==> flow/design.v <==
module axi_lite_slave (
    input  logic        aclk,
    input  logic        aresetn,
    input  logic        awvalid,
    output logic        awready,
    input  logic [31:0] awaddr,
    input  logic        wvalid,
    output logic        wready,
    input  logic [31:0] wdata,
    input  logic [3:0]  wstrb,
    output logic        bvalid,
    input  logic        bready,
    output logic [1:0]  bresp,
    input  logic        arvalid,
    output logic        arready,
    input  logic [31:0] araddr,
    output logic        rvalid,
    input  logic        rready,
    output logic [31:0] rdata,
    output logic [1:0]  rresp
);
logic [31:0] registers [16];
wire [31:0] debug_reg0 = registers[0];
wire [31:0] debug_reg1 = registers[1];
wire [31:0] debug_reg2 = registers[2];
wire [31:0] debug_reg3 = registers[3];
wire [31:0] debug_reg4 = registers[4];
wire [31:0] debug_reg5 = registers[5];
typedef enum logic [1:0] {
    W_IDLE, W_WAIT_DATA, W_RESP
} write_state_t;
write_state_t write_state;
logic [31:0] write_addr_reg;
logic [1:0] bresp_reg;
logic [1:0] rresp_reg;
logic [31:0] rdata_reg;
always_ff @(posedge aclk or negedge aresetn) begin
    if (!aresetn) begin
        write_state <= W_IDLE;
        awready <= 1'b1;        
        wready <= 1'b0;
        bvalid <= 1'b0;
        write_addr_reg <= 32'h0;
        bresp_reg <= 2'b00;     
        for (int i = 0; i < 16; i++) registers[i] <= 32'h0;
    end else begin
        case (write_state)
            W_IDLE: begin
                awready <= 1'b1;
                if (awvalid && awready) begin
                    write_addr_reg <= awaddr;
                    write_state <= W_WAIT_DATA;
                    awready <= 1'b0;
                    wready <= 1'b1;
                    bresp_reg <= (awaddr[5:2] < 16) ? 2'b00 : 2'b10;
                end
            end
            W_WAIT_DATA: begin
                if (wvalid && wready) begin
                    if (write_addr_reg[5:2] < 16) begin
                        for (int i = 0; i < 4; i++) begin
                            if (wstrb[i])
                                registers[write_addr_reg[5:2]][i*8 +: 8] <= wdata[i*8 +: 8];
                        end
                    end
                    write_state <= W_RESP;
                    wready <= 1'b0;
                    bvalid <= 1'b1;
                end
            end 
            W_RESP: begin
                if (bvalid && bready) begin
                    bvalid <= 1'b0;
                    write_state <= W_IDLE;
                end
            end
        endcase
    end
end
always_ff @(posedge aclk or negedge aresetn) begin
    if (!aresetn) begin
        arready <= 1'b1;
        rvalid <= 1'b0;
        rresp_reg <= 2'b00;      
        rdata_reg <= 32'h0;     
    end else begin
        if (arvalid && arready) begin
            rdata_reg <= (araddr[5:2] < 16) ? registers[araddr[5:2]] : 32'hDEADBEEF;
            rresp_reg <= (araddr[5:2] < 16) ? 2'b00 : 2'b10;
            arready <= 1'b0;
            rvalid <= 1'b1;
        end else if (rvalid && rready) begin
            rvalid <= 1'b0;
            arready <= 1'b1;
        end
    end
end
assign bresp = bresp_reg;
assign rresp = rresp_reg;
assign rdata = rdata_reg;
endmodule
## From RTL to reports: axi_lite_slave

Tool output for the design above, in the order of the flow.
Line numbers count from 1 in the design file above.
Operators: Yosys type, input widths -> output width; for muxes data width and select width s.
Library cell names are shortened.
Not given: -

- Top: axi_lite_slave
- Clock input: aclk
- Library: sky130hd
- Library corner: tt_025C_1v80

## After elaboration

Counts by Yosys on the flattened word-level netlist (proc, flatten, opt, wreduce). Print and check cells are left out. Cells with the same type and inputs are merged into one.

- Bits of input ports: 107
- Register bits: 561
- Cells after elaboration: 211
- Output and inout port bits: 41

- Equal/unequal tests: 35
- Order comparisons: 3
- Muxes and demuxes: 19
- Reductions and logical operators: 80

Operator list:

| cell | count |
|---|---|
| $pmux 32 s16 | 1 |
| $reduce_and 5->1 | 64 |
| $eq 4x4->1 const B | 16 |
| $eq 4x3->1 const B | 8 |
| $mux 32 | 1 |
| $eq 4x2->1 const B | 4 |
| $lt 4x5->1 const B | 3 |
| $mux 2 | 5 |
| $mux 1 | 9 |
| $eq 4x1->1 const B | 2 |
| $logic_not 4->1 | 2 |
| $ne 2x2->1 const B | 3 |
| $reduce_bool 2->1 | 3 |
| $reduce_and 3->1 | 2 |
| $pmux 2 s3 | 1 |
| $logic_and 1x1->1 | 5 |
| $reduce_and 4->1 | 1 |
| $pmux 1 s2 | 2 |
| $reduce_bool 3->1 | 1 |
| $eq 2x1->1 const B | 1 |
| $eq 2x2->1 const B | 1 |
| $logic_not 2->1 | 1 |
| $reduce_and 2->1 | 1 |

## Longest topological paths

Yosys ltp: most cells in a row. Word level: on the elaborated netlist, between registers, memories and ports. Mapped: between sequential cells and ports; inverters and the memories' decode and read muxes count.

- Depth after elaboration: 3
- ABC_AREA: 1
- Depth in mapped cells: 10
- Gate-level depth less buffers: 9

## Synthesis result

Yosys stat after the flow's synthesis: flattened, memories mapped to cells. It holds for the ABC_AREA given above (unset counts as 0); a run with the other value may have another netlist.

Cell types:

| type | count | total area (sq um) |
|---|---|---|
| dfrtp_1 | 553 | 1.38E+04 |
| nand2_1 | 1180 | 4.43E+03 |
| o21ai_0 | 555 | 2.78E+03 |
| nand3_1 | 294 | 1.47E+03 |
| nor2_1 | 153 | 574.301 |
| buf_2 | 93 | 465.446 |
| clkbuf_1 | 86 | 322.81 |
| inv_1 | 79 | 296.534 |
| o21ai_1 | 32 | 160.154 |
| buf_4 | 13 | 97.594 |
| dfstp_2 | 3 | 78.826 |
| nor2_4 | 5 | 56.304 |
| nor2_2 | 4 | 25.024 |
| inv_2 | 3 | 11.261 |
| nand2_4 | 1 | 11.261 |
| buf_1 | 2 | 7.507 |
| o211ai_1 | 1 | 7.507 |
| nand2_2 | 1 | 6.256 |

Not listed: further types 2, cells in them 2.

- Buffer cells: 194
- Mapped cells: 3060
- Mapped flip-flops: 556
- Sequential area: 13917.1 sq um
- Cell area after synthesis: 24646.1 sq um

## Timing after synthesis

Source: OpenSTA report_checks on the synthesized netlist (no wires, ideal clock, input and output delay 20% of the period each), path of least setup slack; recovery checks are left aside. Register names are those of the netlist, which keeps one name where synthesis merged equal registers.

- Path kind: in2reg
- Start: in araddr[3]
- End: reg rdata_reg[19]
- Data required time: 2934 ps
- Path buffers: 2
- Path delay: 1001 ps
- External input delay: 600 ps
- Path slack: 1400 ps
- Setup time: 66 ps
- Stages: 9
- Period: 3000 ps
- Launch time at the first pin: 600 ps
- Arrival: 1535 ps
- Synthesis period reached: 1600 ps

"path delay" = arrival - input delay + setup time.
"stages" counts driving pins, that of a launching flip-flop among them; a cell with two outputs on the path counts twice.
"synthesis period reached" is the clock period less the worst setup slack; recovery checks do not enter. This is arithmetic on one report: input and output delays are still those of the set period (20% each).
The rows between start and end are the longest chain of elaborated cells between them; the timing report does not say that the signal goes this way. Where chains are equally long, one stands for them.
A line is the first line of the expression or statement that the cell stems from. Yosys adds cells for indexed reads and writes and turns some case tables into memories.

- Path through: nor2_2 buf_2 buf_2 nand3_1 nand2_1 nor2_1 nand2_1 o21ai_1 nand2_1
- Length of the longest elaborated chain: 3
- Elaborated cells on any way between the ends: 19
- Classes of those cells: 1 x compare; 15 x eq/ne; 2 x mux; 1 x reduce/logical

RTL lines, path after synthesis:

| element | line | source |
|---|---|---|
| start, declared | 16 | `input  logic [31:0] araddr,` |
| $eq 4x4->1 | 88 | `rdata_reg <= (araddr[5:2] < 16) ? registers[araddr[5:2]] : 32'hDEADBEEF;` |
| $pmux 32 s16 | 88 |  |
| $mux 32 | 88 |  |
| end, assigned | 85 | `rdata_reg <= 32'h0;` |
| end, assigned | 88 |  |
| end, declared | 36 | `logic [31:0] rdata_reg;` |

## Path in the finished layout

Path of least setup slack in the final report of run 1 (OpenROAD, finished layout, wires in). Where an end is a register, its clock arrival counts in the times.
The report prints the path's times to 10 ps; the period is as set.

- Path kind: reg2reg
- Start: reg write_addr_reg[2]
- End: reg registers[3][16]
- Period: 1390 ps
- Path slack: -260 ps
- Arrival: 2110 ps
- Launch time at the first pin: 600 ps
- Setup time: 110 ps
- Path buffers: 5
- Data required time: 1860 ps
- Stages: 11

The rows between start and end are the longest chain of elaborated cells between them; the timing report does not say that the signal goes this way. Where chains are equally long, one stands for them.
Lines with a computed index may be missing from the assigning lines.

- Path through: dfrtp_1 buf_6 nand2_8 nor2_4 buf_6 buf_6 buf_8 nand2_8 buf_12 nand2_2 o21ai_1
- Length of the longest elaborated chain: 2
- Elaborated cells on any way between the ends: 3
- Source lines of those cells: 2
- Classes of those cells: 1 x compare; 1 x eq/ne; 1 x reduce/logical

RTL lines, path post-layout:

| element | line | source |
|---|---|---|
| start, assigned | 43 | `write_addr_reg <= 32'h0;` |
| start, assigned | 51 | `write_addr_reg <= awaddr;` |
| $lt 4x5->1 | 60 | `if (write_addr_reg[5:2] < 16) begin` |
| $reduce_and 5->1 | - |  |
| end, assigned | 45 | `for (int i = 0; i < 16; i++) registers[i] <= 32'h0;` |
| end, declared | 22 | `logic [31:0] registers [16];` |

Subject: flow runs of axi_lite_slave

Hi,

Module axi_lite_slave, platform sky130hd: 5 stored runs of the flow (Yosys, OpenROAD) with differing settings, in no particular order. Input and output delays are each 20% of the period that was set; the output load is 0.01 pF.
"clock period reached" is the run's clock period less its worst setup slack. It is reckoned from that one timing run; input and output delays stay at 20% of the period that was set.
"allowed time less slack (worst setup path)" = time allowed to the worst setup path (clock period - input delay - output delay, where it has them) - its slack; a late launch clock adds to it, a late capture clock takes from it.
By "total design power" is meant OpenSTA's value without simulated activity: inputs other than the clock are taken to toggle once in ten clock periods, and the tool carries that through the logic.
"allowed time less slack (worst setup path)" is known to 10 ps.
Among the settings, . means not set for that run.

| item | run 1 | run 2 | run 3 | run 4 | run 5 |
|---|---|---|---|---|---|
| ABC_AREA | 1 | 1 | . | 1 | 1 |
| CAP_MARGIN | 35 | 20 | 40 | 20 | 20 |
| CORE_MARGIN | 7 | 2 | 2 | 2 | 2 |
| CORE_UTILIZATION | 28 | 50 | 33 | 19 | 35 |
| CTS_CLUSTER_DIAMETER | 226 | . | . | . | . |
| CTS_CLUSTER_SIZE | 51 | . | 65 | . | . |
| GPL_ROUTABILITY_DRIVEN | 0 | . | 0 | . | . |
| GPL_TIMING_DRIVEN | 1 | . | . | . | . |
| HOLD_SLACK_MARGIN | 0.05 | 0.05 | 0.14 | 0.05 | 0.05 |
| PLACE_DENSITY_LB_ADDON | 0.23 | . | . | . | . |
| SETUP_SLACK_MARGIN | 0.27 | . | . | 0.2 | . |
| period_ns | 1.39 | 3.0 | 3.0 | 1.76 | 2.47 |
| SLEW_MARGIN | 20 | 20 | 20 | 20 | 20 |
| PLACE_DENSITY | . | 0.6 | 0.93 | 0.44 | 0.6 |
| CELL_PAD_IN_SITES_DETAIL_PLACEMENT | . | . | 1 | . | . |
| MAX_ROUTING_LAYER | . | . | met4 | . | . |
| CORE_ASPECT_RATIO | . | . | . | 1.02 | . |
| MIN_ROUTING_LAYER | . | . | . | met2 | . |
| TNS_END_PERCENT | . | . | . | 60 | . |
| standard-cell area after routing (sq um) | 34737.1 | 28290.9 | 29275.6 | 33170.6 | 29300.6 |
| sum of negative setup slack (ps) | -72074 | 0 | 0 | 0 | 0 |
| total design power (mW) | 36.778 | 19.045 | 17.142 | 33.431 | 22.941 |
| area of the die (sq um) | 96525.2 | 51085.0 | 77751.7 | 132614.0 | 72557.5 |
| synthesis area (sq um) | 24646.1 | 24646.1 | 24927.7 | 24646.1 | 24646.1 |
| clock period reached (ps) | 1647 | 2391 | 2959 | 1632 | 2182 |
| utilization after layout (%) | 39.9 | 57.9 | 39.3 | 25.8 | 41.9 |
| worst setup slack after layout (ps) | -257 | 609 | 41 | 128 | 288 |
| allowed time less slack (worst setup path) (ps) | 1650 | 1790 | 2960 | 1630 | 1690 |
| kind of the worst setup path | reg2reg | in2reg | reg2reg | reg2reg | reg2out |

Regards
